==> flow/design.v <==
module MN_Serials (
    input wire [2:0] mp0, mp1, mp2, mp3, mp4, mp5, mp6, mp7,
    output wire [2:0]  mn0, mn1, mn2, mn3, mn4, mn5, mn6, mn7
);
    wire [2:0] mp [0:7];
    reg [2:0] mn [0:7];
    assign mp[0] = mp0;
    assign mp[1] = mp1;
    assign mp[2] = mp2;
    assign mp[3] = mp3;
    assign mp[4] = mp4;
    assign mp[5] = mp5;
    assign mp[6] = mp6;
    assign mp[7] = mp7;
    assign mn0 = mn[0];
    assign mn1 = mn[1];
    assign mn2 = mn[2];
    assign mn3 = mn[3];
    assign mn4 = mn[4];
    assign mn5 = mn[5];
    assign mn6 = mn[6];
    assign mn7 = mn[7];
    integer i;
    always @(*) begin
        for (i=0; i<8; i=i+1) begin
            mn[i] = 3'd0;
        end
        for (i=0; i<8; i=i+1) begin
            mn[mp[i]] = i;
        end
    end
endmodule
module NB_Series (
    input wire [2:0] mp0, mp1, mp2, mp3, mp4, mp5, mp6, mp7,mn0, mn1, mn2, mn3, mn4, mn5, mn6, mn7,
    output wire [2:0]  nb0, nb1, nb2, nb3, nb4, nb5, nb6, nb7
);
    wire [2:0] mp [0:7];
    reg [2:0] nb [0:7];
    wire [2:0] mt [0:7];
    wire [2:0] mn [0:7];
    assign mp[0] = mp0;
    assign mp[1] = mp1;
    assign mp[2] = mp2;
    assign mp[3] = mp3;
    assign mp[4] = mp4;
    assign mp[5] = mp5;
    assign mp[6] = mp6;
    assign mp[7] = mp7;
    assign mn[0] = mn0;
    assign mn[1] = mn1;
    assign mn[2] = mn2;
    assign mn[3] = mn3;
    assign mn[4] = mn4;
    assign mn[5] = mn5;
    assign mn[6] = mn6;
    assign mn[7] = mn7;
    assign nb0 = nb[0];
    assign nb1 = nb[1];
    assign nb2 = nb[2];
    assign nb3 = nb[3];
    assign nb4 = nb[4];
    assign nb5 = nb[5];
    assign nb6 = nb[6];
    assign nb7 = nb[7];
    assign mt[0] = 3'd1;
    assign mt[1] = 3'd0;
    assign mt[2] = 3'd3;
    assign mt[3] = 3'd2;
    assign mt[4] = 3'd5;
    assign mt[5] = 3'd4;
    assign mt[6] = 3'd7;
    assign mt[7] = 3'd6;
    integer i;
    always @(*) begin
        for (i=0; i<8; i=i+1) begin
            nb[i] = mn[mt[mp[i]]];
        end
    end
endmodule
`timescale 1ns / 1ps
module Priority_4_Encoder(input wire [3:0] in1, output wire [1:0] value);
    wire [1:0] data_2;
    assign value[1] = &(in1[1:0]);
    assign value[0] = data_2[0];
    assign data_2 = value[1] ? in1[3:2] : in1[1:0];
endmodule
module decoder2to4 (
    input [1:0] in,      
    output reg [3:0] out  
);
always @(*) begin
    out = 4'b0000;  
    case (in)
        2'b00: out[0] = 1;
        2'b01: out[1] = 1;
        2'b10: out[2] = 1;
        2'b11: out[3] = 1;
        default: out = 4'b0000;  
    endcase
end
endmodule
module benes_4(
    input [1:0] in0,
    input [1:0] in1,
    input [1:0] in2,
    input [1:0] in3,
    output reg state_0_0,
    output reg state_0_1,
    output reg state_0_2,
    output reg state_1_0,
    output reg state_1_1,
    output reg state_1_2
);
always @(*) begin
    case({in0, in1, in2, in3})
        {2'd0, 2'd1, 2'd2, 2'd3}: begin
            state_0_0 = 1'b1;
            state_0_1 = 1'b1;
            state_0_2 = 1'b1;
            state_1_0 = 1'b1;
            state_1_1 = 1'b1;
            state_1_2 = 1'b1;
        end
        {2'd0, 2'd1, 2'd3, 2'd2}: begin
            state_0_0 = 1'b1;
            state_0_1 = 1'b1;
            state_0_2 = 1'b1;
            state_1_0 = 1'b1;
            state_1_1 = 1'b1;
            state_1_2 = 1'b0;
        end
        {2'd0, 2'd2, 2'd1, 2'd3}: begin
            state_0_0 = 1'b1;
            state_0_1 = 1'b1;
            state_0_2 = 1'b1;
            state_1_0 = 1'b0;
            state_1_1 = 1'b0;
            state_1_2 = 1'b0;
        end
        {2'd0, 2'd2, 2'd3, 2'd1}: begin
            state_0_0 = 1'b1;
            state_0_1 = 1'b1;
            state_0_2 = 1'b1;
            state_1_0 = 1'b1;
            state_1_1 = 1'b0;
            state_1_2 = 1'b0;
        end
        {2'd0, 2'd3, 2'd1, 2'd2}: begin
            state_0_0 = 1'b1;
            state_0_1 = 1'b1;
            state_0_2 = 1'b1;
            state_1_0 = 1'b0;
            state_1_1 = 1'b0;
            state_1_2 = 1'b1;
        end
        {2'd0, 2'd3, 2'd2, 2'd1}: begin
            state_0_0 = 1'b1;
            state_0_1 = 1'b1;
            state_0_2 = 1'b1;
            state_1_0 = 1'b1;
            state_1_1 = 1'b0;
            state_1_2 = 1'b1;
        end
        {2'd1, 2'd0, 2'd2, 2'd3}: begin
            state_0_0 = 1'b1;
            state_0_1 = 1'b1;
            state_0_2 = 1'b0;
            state_1_0 = 1'b1;
            state_1_1 = 1'b1;
            state_1_2 = 1'b1;
        end
        {2'd1, 2'd0, 2'd3, 2'd2}: begin
            state_0_0 = 1'b1;
            state_0_1 = 1'b1;
            state_0_2 = 1'b0;
            state_1_0 = 1'b1;
            state_1_1 = 1'b1;
            state_1_2 = 1'b0;
        end
        {2'd1, 2'd2, 2'd0, 2'd3}: begin
            state_0_0 = 1'b1;
            state_0_1 = 1'b1;
            state_0_2 = 1'b0;
            state_1_0 = 1'b0;
            state_1_1 = 1'b0;
            state_1_2 = 1'b0;
        end
        {2'd1, 2'd2, 2'd3, 2'd0}: begin
            state_0_0 = 1'b1;
            state_0_1 = 1'b1;
            state_0_2 = 1'b0;
            state_1_0 = 1'b1;
            state_1_1 = 1'b0;
            state_1_2 = 1'b0;
        end
        {2'd1, 2'd3, 2'd0, 2'd2}: begin
            state_0_0 = 1'b1;
            state_0_1 = 1'b1;
            state_0_2 = 1'b0;
            state_1_0 = 1'b0;
            state_1_1 = 1'b0;
            state_1_2 = 1'b1;
        end
        {2'd1, 2'd3, 2'd2, 2'd0}: begin
            state_0_0 = 1'b1;
            state_0_1 = 1'b1;
            state_0_2 = 1'b0;
            state_1_0 = 1'b1;
            state_1_1 = 1'b0;
            state_1_2 = 1'b1;
        end
        {2'd2, 2'd0, 2'd1, 2'd3}: begin
            state_0_0 = 1'b1;
            state_0_1 = 1'b0;
            state_0_2 = 1'b0;
            state_1_0 = 1'b1;
            state_1_1 = 1'b1;
            state_1_2 = 1'b1;
        end
        {2'd2, 2'd0, 2'd3, 2'd1}: begin
            state_0_0 = 1'b1;
            state_0_1 = 1'b0;
            state_0_2 = 1'b0;
            state_1_0 = 1'b0;
            state_1_1 = 1'b1;
            state_1_2 = 1'b1;
        end
        {2'd2, 2'd1, 2'd0, 2'd3}: begin
            state_0_0 = 1'b1;
            state_0_1 = 1'b0;
            state_0_2 = 1'b1;
            state_1_0 = 1'b1;
            state_1_1 = 1'b1;
            state_1_2 = 1'b1;
        end
        {2'd2, 2'd1, 2'd3, 2'd0}: begin
            state_0_0 = 1'b1;
            state_0_1 = 1'b0;
            state_0_2 = 1'b1;
            state_1_0 = 1'b0;
            state_1_1 = 1'b1;
            state_1_2 = 1'b1;
        end
        {2'd2, 2'd3, 2'd0, 2'd1}: begin
            state_0_0 = 1'b1;
            state_0_1 = 1'b0;
            state_0_2 = 1'b1;
            state_1_0 = 1'b1;
            state_1_1 = 1'b0;
            state_1_2 = 1'b1;
        end
        {2'd2, 2'd3, 2'd1, 2'd0}: begin
            state_0_0 = 1'b1;
            state_0_1 = 1'b0;
            state_0_2 = 1'b0;
            state_1_0 = 1'b1;
            state_1_1 = 1'b0;
            state_1_2 = 1'b1;
        end
        {2'd3, 2'd0, 2'd1, 2'd2}: begin
            state_0_0 = 1'b1;
            state_0_1 = 1'b0;
            state_0_2 = 1'b0;
            state_1_0 = 1'b1;
            state_1_1 = 1'b1;
            state_1_2 = 1'b0;
        end
        {2'd3, 2'd0, 2'd2, 2'd1}: begin
            state_0_0 = 1'b1;
            state_0_1 = 1'b0;
            state_0_2 = 1'b0;
            state_1_0 = 1'b0;
            state_1_1 = 1'b1;
            state_1_2 = 1'b0;
        end
        {2'd3, 2'd1, 2'd0, 2'd2}: begin
            state_0_0 = 1'b1;
            state_0_1 = 1'b0;
            state_0_2 = 1'b1;
            state_1_0 = 1'b1;
            state_1_1 = 1'b1;
            state_1_2 = 1'b0;
        end
        {2'd3, 2'd1, 2'd2, 2'd0}: begin
            state_0_0 = 1'b1;
            state_0_1 = 1'b0;
            state_0_2 = 1'b1;
            state_1_0 = 1'b0;
            state_1_1 = 1'b1;
            state_1_2 = 1'b0;
        end
        {2'd3, 2'd2, 2'd0, 2'd1}: begin
            state_0_0 = 1'b1;
            state_0_1 = 1'b0;
            state_0_2 = 1'b1;
            state_1_0 = 1'b1;
            state_1_1 = 1'b0;
            state_1_2 = 1'b0;
        end
        {2'd3, 2'd2, 2'd1, 2'd0}: begin
            state_0_0 = 1'b1;
            state_0_1 = 1'b0;
            state_0_2 = 1'b0;
            state_1_0 = 1'b1;
            state_1_1 = 1'b0;
            state_1_2 = 1'b0;
        end
        default: begin
            state_0_0 = 1'b0;
            state_0_1 = 1'b0;
            state_0_2 = 1'b0;
            state_1_0 = 1'b0;
            state_1_1 = 1'b0;
            state_1_2 = 1'b0;
        end
    endcase
end
endmodule
module Benes_8p (input wire [2:0] mp0, mp1, mp2, mp3, mp4, mp5, mp6, mp7,
    input clk,
    output reg [19:0] state
);
    wire [2:0] nb0, nb1, nb2, nb3, nb4, nb5, nb6, nb7;
    wire [2:0]  mn0, mn1, mn2, mn3, mn4, mn5, mn6, mn7;
    MN_Serials m1(.mp0(mp0),
    .mp1(mp1),
    .mp2(mp2),
    .mp3(mp3),
    .mp4(mp4),
    .mp5(mp5),
    .mp6(mp6),
    .mp7(mp7),
    .mn0(mn0),
    .mn1(mn1),
    .mn2(mn2),
    .mn3(mn3),
    .mn4(mn4),
    .mn5(mn5),
    .mn6(mn6),
    .mn7(mn7)
    );
    NB_Series m2(.mp0(MP_1[0]),
    .mp1(MP_1[1]),
    .mp2(MP_1[2]),
    .mp3(MP_1[3]),
    .mp4(MP_1[4]),
    .mp5(MP_1[5]),
    .mp6(MP_1[6]),
    .mp7(MP_1[7]),
    .mn0(MN_1[0]),
    .mn1(MN_1[1]),
    .mn2(MN_1[2]),
    .mn3(MN_1[3]),
    .mn4(MN_1[4]),
    .mn5(MN_1[5]),
    .mn6(MN_1[6]),
    .mn7(MN_1[7]),
    .nb0(nb0),
    .nb1(nb1),
    .nb2(nb2),
    .nb3(nb3),
    .nb4(nb4),
    .nb5(nb5),
    .nb6(nb6),
    .nb7(nb7)
    );
    wire [2:0] mp [0:7];
    integer i, j, m;
    reg [2:0] MP_1 [0:7];
    reg [2:0] MN_1 [0:7];
    reg [2:0] MP_2 [0:7];
    reg [2:0] NB_2 [0:7];
    reg [3:0] CI_2;
    reg [2:0] MP_3 [0:7];
    reg [2:0] NB_3 [0:7];
    reg [3:0] CI_3;
    wire [2:0] P_NEXT_3_W;
    reg [2:0] P_NEXT_3;
    reg [3:0] COVER_TBL_3;
    assign P_NEXT_3_W = (NB_2[1] == 3'b000) ? 3'b010 : NB_2[1];
    wire [3:0] MASK_3_2, MASK_3;
    wire [1:0] MIN_PORT_3_W; 
    assign MASK_3_2 = 4'b0001;
    decoder2to4 d3(.in(P_NEXT_3_W[2:1]),
    .out(MASK_3)
    );
    Priority_4_Encoder p3(.in1(COVER_TBL_3),
    .value(MIN_PORT_3_W)
    );
    reg [2:0] MP_4 [0:7];
    reg [2:0] NB_4 [0:7];
    reg [3:0] CI_4;
    wire [2:0] P_NEXT_4_W, P_NEXT_4_W1;
    reg [2:0] P_NEXT_4;
    reg [3:0] COVER_TBL_4;
    assign P_NEXT_4_W = NB_3[{P_NEXT_3[2:1], ~P_NEXT_3[0]}];
    assign P_NEXT_4_W1 = (COVER_TBL_3[P_NEXT_4_W[2:1]] == 0) ? P_NEXT_4_W: {MIN_PORT_3_W,1'b0} ;
    wire [3:0] MASK_4;
    wire [1:0] MIN_PORT_4_W;
    decoder2to4 d4(.in(P_NEXT_4_W1[2:1]),
    .out(MASK_4)
    );
    Priority_4_Encoder p4(.in1(COVER_TBL_4),
    .value(MIN_PORT_4_W)
    );
    reg [2:0] P_NEXT_5;
    reg [3:0] CI_5;
    reg [2:0] MP_5 [0:7];
    wire [2:0] P_NEXT_5_W, P_NEXT_5_W1;
    assign P_NEXT_5_W = NB_4[{P_NEXT_4[2:1], ~P_NEXT_4[0]}];
    assign P_NEXT_5_W1 = (COVER_TBL_4[P_NEXT_5_W[2:1]] == 0) ? P_NEXT_5_W: {MIN_PORT_4_W,1'b0} ;
    wire [3:0] MASK_5;
    decoder2to4 d5(.in(P_NEXT_5_W1[2:1]),
    .out(MASK_5)
    );
    reg [7:0] CO;
    reg [3:0] CI_6;
    reg [1:0] ump [0:3];
    reg [1:0] dmp [0:3];
    wire state_0_0, state_0_1, state_0_2, state_1_0, state_1_1, state_1_2;
    wire state_0_0d, state_0_1d, state_0_2d, state_1_0d, state_1_1d, state_1_2d;
    benes_4 B6_U(.in0(ump[0]),
        .in1(ump[1]),
        .in2(ump[2]),
        .in3(ump[3]),
        .state_0_0(state_0_0),
        .state_0_1(state_0_1),
        .state_0_2(state_0_2),
        .state_1_0(state_1_0),
        .state_1_1(state_1_1),
        .state_1_2(state_1_2)
    );
    benes_4 B6_D(.in0(dmp[0]),
        .in1(dmp[1]),
        .in2(dmp[2]),
        .in3(dmp[3]),
        .state_0_0(state_0_0d),
        .state_0_1(state_0_1d),
        .state_0_2(state_0_2d),
        .state_1_0(state_1_0d),
        .state_1_1(state_1_1d),
        .state_1_2(state_1_2d)
    );
    always@(posedge clk)begin
        MN_1[0] <= mn0;
        MN_1[1] <= mn1;
        MN_1[2] <= mn2;
        MN_1[3] <= mn3;
        MN_1[4] <= mn4;
        MN_1[5] <= mn5;
        MN_1[6] <= mn6;
        MN_1[7] <= mn7;
        MP_1[0] <= mp0;
        MP_1[1] <= mp1;
        MP_1[2] <= mp2;
        MP_1[3] <= mp3;
        MP_1[4] <= mp4;
        MP_1[5] <= mp5;
        MP_1[6] <= mp6;
        MP_1[7] <= mp7;
        NB_2[0] <= nb0;
        NB_2[1] <= nb1;
        NB_2[2] <= nb2;
        NB_2[3] <= nb3;
        NB_2[4] <= nb4;
        NB_2[5] <= nb5;
        NB_2[6] <= nb6;
        NB_2[7] <= nb7;
        MP_2[0] <= MP_1[0];
        MP_2[1] <= MP_1[1];
        MP_2[2] <= MP_1[2];
        MP_2[3] <= MP_1[3];
        MP_2[4] <= MP_1[4];
        MP_2[5] <= MP_1[5];
        MP_2[6] <= MP_1[6];
        MP_2[7] <= MP_1[7];
        CI_2[0] <= 1'b1;
        CI_2[1] <= 1'b0;
        CI_2[2] <= 1'b0;
        CI_2[3] <= 1'b0;
        P_NEXT_3 <= P_NEXT_3_W; 
        CI_3 <= CI_2 | (MASK_3 & {4{~P_NEXT_3_W[0]}});
        MP_3[0] <= MP_2[0];
        MP_3[1] <= MP_2[1];
        MP_3[2] <= MP_2[2];
        MP_3[3] <= MP_2[3];
        MP_3[4] <= MP_2[4];
        MP_3[5] <= MP_2[5];
        MP_3[6] <= MP_2[6];
        MP_3[7] <= MP_2[7];
        NB_3[0] <= NB_2[0];
        NB_3[1] <= NB_2[1];
        NB_3[2] <= NB_2[2];
        NB_3[3] <= NB_2[3];
        NB_3[4] <= NB_2[4];
        NB_3[5] <= NB_2[5];
        NB_3[6] <= NB_2[6];
        NB_3[7] <= NB_2[7];
        COVER_TBL_3 <= MASK_3 | MASK_3_2;
        P_NEXT_4 <= P_NEXT_4_W1; 
        CI_4 <= CI_3 | (MASK_4 & {4{~P_NEXT_4_W1[0]}});
        MP_4[0] <= MP_3[0];
        MP_4[1] <= MP_3[1];
        MP_4[2] <= MP_3[2];
        MP_4[3] <= MP_3[3];
        MP_4[4] <= MP_3[4];
        MP_4[5] <= MP_3[5];
        MP_4[6] <= MP_3[6];
        MP_4[7] <= MP_3[7];
        NB_4[0] <= NB_3[0];
        NB_4[1] <= NB_3[1];
        NB_4[2] <= NB_3[2];
        NB_4[3] <= NB_3[3];
        NB_4[4] <= NB_3[4];
        NB_4[5] <= NB_3[5];
        NB_4[6] <= NB_3[6];
        NB_4[7] <= NB_3[7];
        COVER_TBL_4 <= MASK_4 | COVER_TBL_3;
        MP_5[0] <= MP_4[0];
        MP_5[1] <= MP_4[1];
        MP_5[2] <= MP_4[2];
        MP_5[3] <= MP_4[3];
        MP_5[4] <= MP_4[4];
        MP_5[5] <= MP_4[5];
        MP_5[6] <= MP_4[6];
        MP_5[7] <= MP_4[7];
        P_NEXT_5 <= P_NEXT_5_W1; 
        CI_5 <= CI_4 | (MASK_5 & {4{~P_NEXT_5_W1[0]}});
        for (i=0; i<8; i=i+1) begin
            CO[MP_5[i]] <= CI_5[i[2:1]] ^ i[0] ;
        end
        for (j=0; j<4; j=j+1) begin
            ump[j] <= (CI_5[j]== 1'b1) ? MP_5[2*j][2:1] : MP_5[2*j+1][2:1];
            dmp[j] <= (CI_5[j]== 1'b1) ? MP_5[2*j+1][2:1] : MP_5[2*j][2:1];
        end
        CI_6 <= CI_5;
        for (m=0; m<4; m=m+1) begin
            state[5*m] <= CI_6[m];
            state[5*m+4] <= CO[2*m];
        end
        state[1] <= state_0_0;
        state[2] <= state_0_1;
        state[3] <= state_0_2;
        state[6] <= state_1_0;
        state[7] <= state_1_1;
        state[8] <= state_1_2;
        state[11] <= state_0_0d;
        state[12] <= state_0_1d;
        state[13] <= state_0_2d;
        state[16] <= state_1_0d;
        state[17] <= state_1_1d;
        state[18] <= state_1_2d;
    end
endmodule
# From RTL to reports: Benes_8p
# Each step is given for the RTL above and for the edited RTL.
# Lines under "orig" count in the file above, lines under "edited" in the edited file.
# "change" is "edited" less "orig", of the values as shown; "rel_change_pct" is that difference over "orig", in percent.
# Library cell names are shortened.
# A cell with n/a has no value.
[inputs] top_module="Benes_8p" clk_port="clk" library="sky130hd" lib_corner="tt_025C_1v80"

# Edit of the RTL
# Unified diff, file above to edited file.
# This change comes from a script, not from a designer. The edited design behaves differently; no optimisation was intended.
# begin of diff
@@ -480,5 +480,5 @@
         CI_2[3] <= 1'b0;
         P_NEXT_3 <= P_NEXT_3_W; 
-        CI_3 <= CI_2 | (MASK_3 & {4{~P_NEXT_3_W[0]}});
+        CI_3 <= CI_2 | (MASK_3 | {4{~P_NEXT_3_W[0]}});
         MP_3[0] <= MP_2[0];
         MP_3[1] <= MP_2[1];
# end of diff

# Word level
# Source: Yosys, flattened and elaborated. Widths are those after wreduce; folded enables and synchronous resets count as part of the registers. Registers that Yosys merges into a memory's read port (data or address) are not register bits. Print and check cells do not count. Equal cells are merged and count once.
[bits] item="mem_bits_rw" orig=0 edited=0 change=0
[bits] item="input_bits" orig=25 edited=25 change=0 rel_change_pct=0.00
[bits] item="output_inout_bits" orig=20 edited=20 change=0 rel_change_pct=0.00
[bits] item="mem_count" orig=0 edited=0 change=0
[bits] item="latchBits" orig=0 edited=0 change=0
[bits] item="clocked_rd_ports_x_width" orig=0 edited=0 change=0
[bits] item="romBits" orig=0 edited=0 change=0
[bits] item="regBits" orig=288 edited=288 change=0 rel_change_pct=0.00
[classes] item="shift" orig=18 edited=18 change=0 rel_change_pct=0.00
[classes] item="multipliers" orig=0 edited=0 change=0
[classes] item="mux" orig=111 edited=111 change=0 rel_change_pct=0.00
[classes] item="div_mod_pow" orig=0 edited=0 change=0
[classes] item="bitwise" orig=39 edited=39 change=0 rel_change_pct=0.00
[classes] item="add_sub_neg" orig=8 edited=8 change=0 rel_change_pct=0.00
[classes] item="n_cmp" orig=0 edited=0 change=0
[classes] item="n_reduce_logical" orig=110 edited=110 change=0 rel_change_pct=0.00
[classes] item="n_eq" orig=232 edited=232 change=0 rel_change_pct=0.00
[ops] operator="4-bit AND" orig=3 edited=2 change=-1 rel_change_pct=-33.33
[ops] operator="4-bit OR" orig=3 edited=4 change=1 rel_change_pct=33.33
# Unchanged operator kinds not shown: 31.

# Longest topological paths
# Yosys ltp: most cells in a row. Word level: on the elaborated netlist, between registers, memories and ports. Mapped: between sequential cells and ports; inverters and the memories' decode and read muxes count.
[depth] item="ltp_word" orig=19 edited=19 change=0 rel_change_pct=0.00
[depth] item="ABC_AREA" orig="0" edited="0"
[depth] item="mapped_depth" orig=8 edited=8 change=0 rel_change_pct=0.00
[depth] item="ltp_nobuf" orig=8 edited=8 change=0 rel_change_pct=0.00

# Synthesis result
# Source: synth_stat.txt of the flow (Yosys; design flattened, memories mapped). It holds for the ABC_AREA given above (unset counts as 0); a run with the other value may have another netlist.
[mapped] item="flip_flops" orig=279 edited=279 change=0 rel_change_pct=0.00
[mapped] item="n_buf" orig=64 edited=61 change=-3 rel_change_pct=-4.69
[mapped] item="stdcells" orig=1127 edited=1146 change=19 rel_change_pct=1.69
[mapped] item="synth_area_um2" orig=11028.1 edited=11045.6 change=17.5 rel_change_pct=0.16
[types] type="nor2_1" orig=63 edited=83 change=20 rel_change_pct=31.75
[types] type="nor2b_1" orig=28 edited=18 change=-10 rel_change_pct=-35.71
[types] type="clkbuf_1" orig=58 edited=50 change=-8 rel_change_pct=-13.79
[types] type="inv_1" orig=50 edited=58 change=8 rel_change_pct=16.00
[types] type="a31oi_1" orig=17 edited=24 change=7 rel_change_pct=41.18
[types] type="nand3b_1" orig=17 edited=10 change=-7 rel_change_pct=-41.18
[types] type="nand2_1" orig=80 edited=86 change=6 rel_change_pct=7.50
[types] type="nor4bb_1" orig=2 edited=8 change=6 rel_change_pct=300.00
[types] type="o21ai_0" orig=61 edited=66 change=5 rel_change_pct=8.20
[types] type="o211ai_1" orig=9 edited=4 change=-5 rel_change_pct=-55.56
[types] type="buf_1" orig=0 edited=5 change=5
[types] type="o22ai_1" orig=15 edited=19 change=4 rel_change_pct=26.67
[types] type="o31ai_1" orig=11 edited=15 change=4 rel_change_pct=36.36
[types] type="nor4_1" orig=7 edited=10 change=3 rel_change_pct=42.86
[types] type="a32oi_1" orig=5 edited=2 change=-3 rel_change_pct=-60.00
[types] type="nand4b_1" orig=3 edited=6 change=3 rel_change_pct=100.00
[types] type="nand2b_1" orig=36 edited=38 change=2 rel_change_pct=5.56
[types] type="mux2i_1" orig=21 edited=23 change=2 rel_change_pct=9.52
# Unchanged cell types not shown: 28.
# The list need not be complete.
# The figures by module come from a second, unflattened synthesis with its own total; it is not the netlist above.
[hier_totals] item="cells_unflattened" orig=1023 edited=1023 change=0 rel_change_pct=0.00
[hier_totals] item="hier_area_um2" orig=11414.7 edited=11414.7 change=0.0 rel_change_pct=0.00
# Rows give one instance, submodules left out.
[by_module_orig] module="Benes_8p" cells=571 mod_area_um2=7509.7 instances=1
[by_module_orig] module="NB_Series" cells=107 mod_area_um2=1476.4 instances=1
[by_module_orig] module="benes_4" cells=92 mod_area_um2=675.6 instances=2
[by_module_orig] module="MN_Serials" cells=141 mod_area_um2=948.4 instances=1
[by_module_orig] module="decoder2to4" cells=4 mod_area_um2=26.3 instances=3
[by_module_orig] module="Priority_4_Encoder" cells=4 mod_area_um2=25.0 instances=2
[by_module_edited] module="Benes_8p" cells=571 mod_area_um2=7509.7 instances=1
[by_module_edited] module="NB_Series" cells=107 mod_area_um2=1476.4 instances=1
[by_module_edited] module="benes_4" cells=92 mod_area_um2=675.6 instances=2
[by_module_edited] module="MN_Serials" cells=141 mod_area_um2=948.4 instances=1
[by_module_edited] module="decoder2to4" cells=4 mod_area_um2=26.3 instances=3
[by_module_edited] module="Priority_4_Encoder" cells=4 mod_area_um2=25.0 instances=2

# Worst setup path after synthesis
# Source: OpenSTA report_checks on the synthesized netlist (no wires, ideal clock, input and output delay 20% of the period each), path of least setup slack; recovery checks are left aside. Register names are those of the netlist, which keeps one name where synthesis merged equal registers.
[synth_timing] item="path_kind" orig="reg2reg" edited="reg2reg"
[synth_timing] item="startpoint" orig="reg MP_5[3][1]" edited="reg MP_5[1][1]"
[synth_timing] item="endpoint" orig="reg CO[0]" edited="reg CO[0]"
[synth_timing] item="t_required_ps" orig=2363 edited=2363 change=0 rel_change_pct=0.00
[synth_timing] item="clock_period_ps" orig=2500 edited=2500 change=0 rel_change_pct=0.00
[synth_timing] item="t_arrival_ps" orig=1852 edited=1732 change=-120 rel_change_pct=-6.48
[synth_timing] item="setup_ps" orig=137 edited=137 change=0
[synth_timing] item="path_delay_ps" orig=1989 edited=1869 change=-120 rel_change_pct=-6.03
[synth_timing] item="driving_pins" orig=9 edited=9 change=0 rel_change_pct=0.00
[synth_timing] item="n_path_buf" orig=0 edited=0 change=0
[synth_timing] item="t_first_pin_ps" orig=0 edited=0 change=0
[synth_timing] item="slack_ps" orig=511 edited=631 change=120
[synth_timing] item="synth_period_reached_ps" orig=1989 edited=1869 change=-120 rel_change_pct=-6.03
# "path_delay_ps" = arrival - input delay + setup time.
# "driving_pins": output pins that drive a net of the path, with the launching flip-flop's if there is one; two outputs of one cell count as two.
# "synth_period_reached_ps" is the clock period less the worst setup slack; recovery checks do not enter. This is arithmetic on one report: input and output delays are still those of the set period (20% each).
# The rows between start and end are the longest chain of elaborated cells between them; the timing report does not say that the signal goes this way. Where chains are equally long, one stands for them.
# A line is the first line of the expression or statement that the cell stems from. Yosys adds cells for indexed reads and writes and turns some case tables into memories.
# Lines with a computed index may be missing from the assigning lines.
[synth_via_orig] cell_sequence="dfxtp_1 > inv_1 > ha_1 > nor4_1 > nand2_1 > and3_1 > a211o_1 > a221oi_1 > o221ai_1" elab_chain_cells=13 cone_cells=14 cone_classes="1 x add/sub; 2 x shift; 11 x logic"
[synth_lines_orig] item="start: declaration" line_no=408 text="reg [2:0] MP_5 [0:7];"
[synth_lines_orig] item="start: assignment" line_no=522 text="MP_5[3] <= MP_4[3];"
[synth_lines_orig] item="3-bit negator with 4-bit output" line_no=530 text="CO[MP_5[i]] <= CI_5[i[2:1]] ^ i[0] ;"
[synth_lines_orig] item="1-bit by 4-bit variable shift with 8-bit output" line_no=530
[synth_lines_orig] item="8-bit NOT" line_no=530
[synth_lines_orig] item="8-bit AND" line_no=530
[synth_lines_orig] item="8-bit OR" line_no=530
[synth_lines_orig] item="8-bit AND" line_no=530
[synth_lines_orig] item="8-bit OR" line_no=530
[synth_lines_orig] item="8-bit AND" line_no=530
[synth_lines_orig] item="8-bit OR" line_no=530
[synth_lines_orig] item="8-bit AND" line_no=530
[synth_lines_orig] item="8-bit OR" line_no=530
[synth_lines_orig] item="8-bit AND" line_no=530
[synth_lines_orig] item="8-bit OR" line_no=530
[synth_lines_orig] item="end: declaration" line_no=416 text="reg [7:0] CO;"
[synth_via_edited] cell_sequence="dfxtp_1 > inv_1 > ha_1 > or2_2 > nor3_1 > a21oi_1 > a211o_1 > a221oi_1 > o221ai_1" elab_chain_cells=17 cone_cells=18 cone_classes="1 x add/sub; 2 x shift; 15 x logic"
[synth_lines_edited] item="start: declaration" line_no=408 text="reg [2:0] MP_5 [0:7];"
[synth_lines_edited] item="start: assignment" line_no=520 text="MP_5[1] <= MP_4[1];"
[synth_lines_edited] item="3-bit negator with 4-bit output" line_no=530 text="CO[MP_5[i]] <= CI_5[i[2:1]] ^ i[0] ;"
[synth_lines_edited] item="1-bit by 4-bit variable shift with 8-bit output" line_no=530
[synth_lines_edited] item="8-bit NOT" line_no=530
[synth_lines_edited] item="8-bit AND" line_no=530
[synth_lines_edited] item="8-bit OR" line_no=530
[synth_lines_edited] item="8-bit AND" line_no=530
[synth_lines_edited] item="8-bit OR" line_no=530
[synth_lines_edited] item="[3 not listed]"
[synth_lines_edited] item="8-bit OR" line_no=530
[synth_lines_edited] item="8-bit AND" line_no=530
[synth_lines_edited] item="8-bit OR" line_no=530
[synth_lines_edited] item="8-bit AND" line_no=530
[synth_lines_edited] item="8-bit OR" line_no=530
[synth_lines_edited] item="8-bit AND" line_no=530
[synth_lines_edited] item="8-bit OR" line_no=530
[synth_lines_edited] item="end: declaration" line_no=416 text="reg [7:0] CO;"

# Path in the finished layout
# From the final timing report of each run of pair A: the path of least setup slack in the routed layout; clock arrival at registers is part of the times.
# The path's times are printed in steps of 10 ps; the period is the one set.
[layout_timing] item="path_kind" orig="reg2reg" edited="reg2reg"
[layout_timing] item="startpoint" orig="reg MP_5[0][1]" edited="reg MP_5[3][1]"
[layout_timing] item="endpoint" orig="reg CO[4]" edited="reg CO[0]"
[layout_timing] item="setup_ps" orig=80 edited=130 change=50
[layout_timing] item="t_arrival_ps" orig=2580 edited=2580 change=0 rel_change_pct=0.00
[layout_timing] item="n_path_buf" orig=0 edited=0 change=0
[layout_timing] item="t_first_pin_ps" orig=520 edited=540 change=20 rel_change_pct=3.85
[layout_timing] item="clock_period_ps" orig=2330 edited=2330 change=0 rel_change_pct=0.00
[layout_timing] item="t_required_ps" orig=2770 edited=2740 change=-30 rel_change_pct=-1.08
[layout_timing] item="slack_ps" orig=180 edited=160 change=-20
[layout_timing] item="driving_pins" orig=9 edited=9 change=0 rel_change_pct=0.00
# The rows between start and end are the longest chain of elaborated cells between them; the timing report does not say that the signal goes this way. Where chains are equally long, one stands for them.
# Lines with a computed index may be missing from the assigning lines.
[layout_via_orig] cell_sequence="dfxtp_1 > inv_1 > ha_1 > or3b_2 > a211oi_1 > o22ai_1 > o211ai_1 > a221oi_1 > o221ai_1" elab_chain_cells=19 cone_cells=20 cone_classes="1 x add/sub; 2 x shift; 17 x logic"
[layout_lines_orig] item="start: declaration" line_no=408 text="reg [2:0] MP_5 [0:7];"
[layout_lines_orig] item="start: assignment" line_no=519 text="MP_5[0] <= MP_4[0];"
[layout_lines_orig] item="3-bit negator with 4-bit output" line_no=530 text="CO[MP_5[i]] <= CI_5[i[2:1]] ^ i[0] ;"
[layout_lines_orig] item="1-bit by 4-bit variable shift with 8-bit output" line_no=530
[layout_lines_orig] item="8-bit NOT" line_no=530
[layout_lines_orig] item="8-bit AND" line_no=530
[layout_lines_orig] item="8-bit OR" line_no=530
[layout_lines_orig] item="8-bit AND" line_no=530
[layout_lines_orig] item="8-bit OR" line_no=530
[layout_lines_orig] item="[5 not listed]"
[layout_lines_orig] item="8-bit OR" line_no=530
[layout_lines_orig] item="8-bit AND" line_no=530
[layout_lines_orig] item="8-bit OR" line_no=530
[layout_lines_orig] item="8-bit AND" line_no=530
[layout_lines_orig] item="8-bit OR" line_no=530
[layout_lines_orig] item="8-bit AND" line_no=530
[layout_lines_orig] item="8-bit OR" line_no=530
[layout_lines_orig] item="end: declaration" line_no=416 text="reg [7:0] CO;"
[layout_via_edited] cell_sequence="dfxtp_1 > inv_1 > ha_1 > nor2_1 > nand4_1 > a21boi_0 > a211o_1 > a221oi_1 > o221ai_1" elab_chain_cells=13 cone_cells=14 cone_classes="1 x add/sub; 2 x shift; 11 x logic"
[layout_lines_edited] item="start: declaration" line_no=408 text="reg [2:0] MP_5 [0:7];"
[layout_lines_edited] item="start: assignment" line_no=522 text="MP_5[3] <= MP_4[3];"
[layout_lines_edited] item="3-bit negator with 4-bit output" line_no=530 text="CO[MP_5[i]] <= CI_5[i[2:1]] ^ i[0] ;"
[layout_lines_edited] item="1-bit by 4-bit variable shift with 8-bit output" line_no=530
[layout_lines_edited] item="8-bit NOT" line_no=530
[layout_lines_edited] item="8-bit AND" line_no=530
[layout_lines_edited] item="8-bit OR" line_no=530
[layout_lines_edited] item="8-bit AND" line_no=530
[layout_lines_edited] item="8-bit OR" line_no=530
[layout_lines_edited] item="8-bit AND" line_no=530
[layout_lines_edited] item="8-bit OR" line_no=530
[layout_lines_edited] item="8-bit AND" line_no=530
[layout_lines_edited] item="8-bit OR" line_no=530
[layout_lines_edited] item="8-bit AND" line_no=530
[layout_lines_edited] item="8-bit OR" line_no=530
[layout_lines_edited] item="end: declaration" line_no=416 text="reg [7:0] CO;"

# Measured runs
# Both versions went through the flow (Yosys, OpenROAD) with the same settings in each pair. Constraints: input delay and output delay 20% of the set period each, output load 0.01 pF.
[flow_settings_pair_A] CORE_UTILIZATION=40 period_ns=2.33 CAP_MARGIN=20 CORE_MARGIN=2 SLEW_MARGIN=20
[results_pair_A] item="util_pct" orig=46.8 edited=47.4 change=0.6
[results_pair_A] item="hold_worst_slack_ps" orig=320 edited=322 change=2
[results_pair_A] item="yosys.chip_area_um2" orig=11028.1 edited=11045.6 change=17.5 rel_change_pct=0.16
[results_pair_A] item="final_setup_tns_ps" orig=0 edited=0 change=0
[results_pair_A] item="total_power_mw" orig=13.341 edited=13.526 change=0.185 rel_change_pct=1.39
[results_pair_A] item="final_stdcell_area_um2" orig=12642.1 edited=12812.3 change=170.2 rel_change_pct=1.35
[results_pair_A] item="clock_period_reached_ps" orig=2145 edited=2174 change=29 rel_change_pct=1.35
[results_pair_A] item="setup_worst_slack_ps" orig=185 edited=156 change=-29
[results_pair_A] item="design.die.area_um2" orig=28913.6 edited=28959.5 change=45.9 rel_change_pct=0.16
[flow_settings_pair_B] CELL_PAD_IN_SITES_DETAIL_PLACEMENT=1 CORE_ASPECT_RATIO=0.61 CORE_MARGIN=7 CORE_UTILIZATION=48 CTS_CLUSTER_SIZE=14 GPL_ROUTABILITY_DRIVEN=0 GPL_TIMING_DRIVEN=1 PLACE_DENSITY_LB_ADDON=0.28 SLEW_MARGIN=40 period_ns=1.4 CAP_MARGIN=20
[results_pair_B] item="util_pct" orig=74.4 edited=73.0 change=-1.4
[results_pair_B] item="hold_worst_slack_ps" orig=73 edited=149 change=76
[results_pair_B] item="yosys.chip_area_um2" orig=11028.1 edited=11045.6 change=17.5 rel_change_pct=0.16
[results_pair_B] item="final_setup_tns_ps" orig=-24273 edited=-22576 change=1697
[results_pair_B] item="total_power_mw" orig=31.038 edited=28.993 change=-2.045 rel_change_pct=-6.59
[results_pair_B] item="final_stdcell_area_um2" orig=16844.9 edited=16542.1 change=-302.8 rel_change_pct=-1.80
[results_pair_B] item="clock_period_reached_ps" orig=2421 edited=2523 change=102 rel_change_pct=4.21
[results_pair_B] item="setup_worst_slack_ps" orig=-1021 edited=-1123 change=-102
[results_pair_B] item="design.die.area_um2" orig=27545.3 edited=27585.6 change=40.3 rel_change_pct=0.15
# By "clock_period_reached_ps" is meant the clock period of the run minus its worst setup slack. This is arithmetic on one report: input and output delays are still those of the set period (20% each).
# "total_power_mw" is the tool's figure for a default switching activity; nothing was simulated.
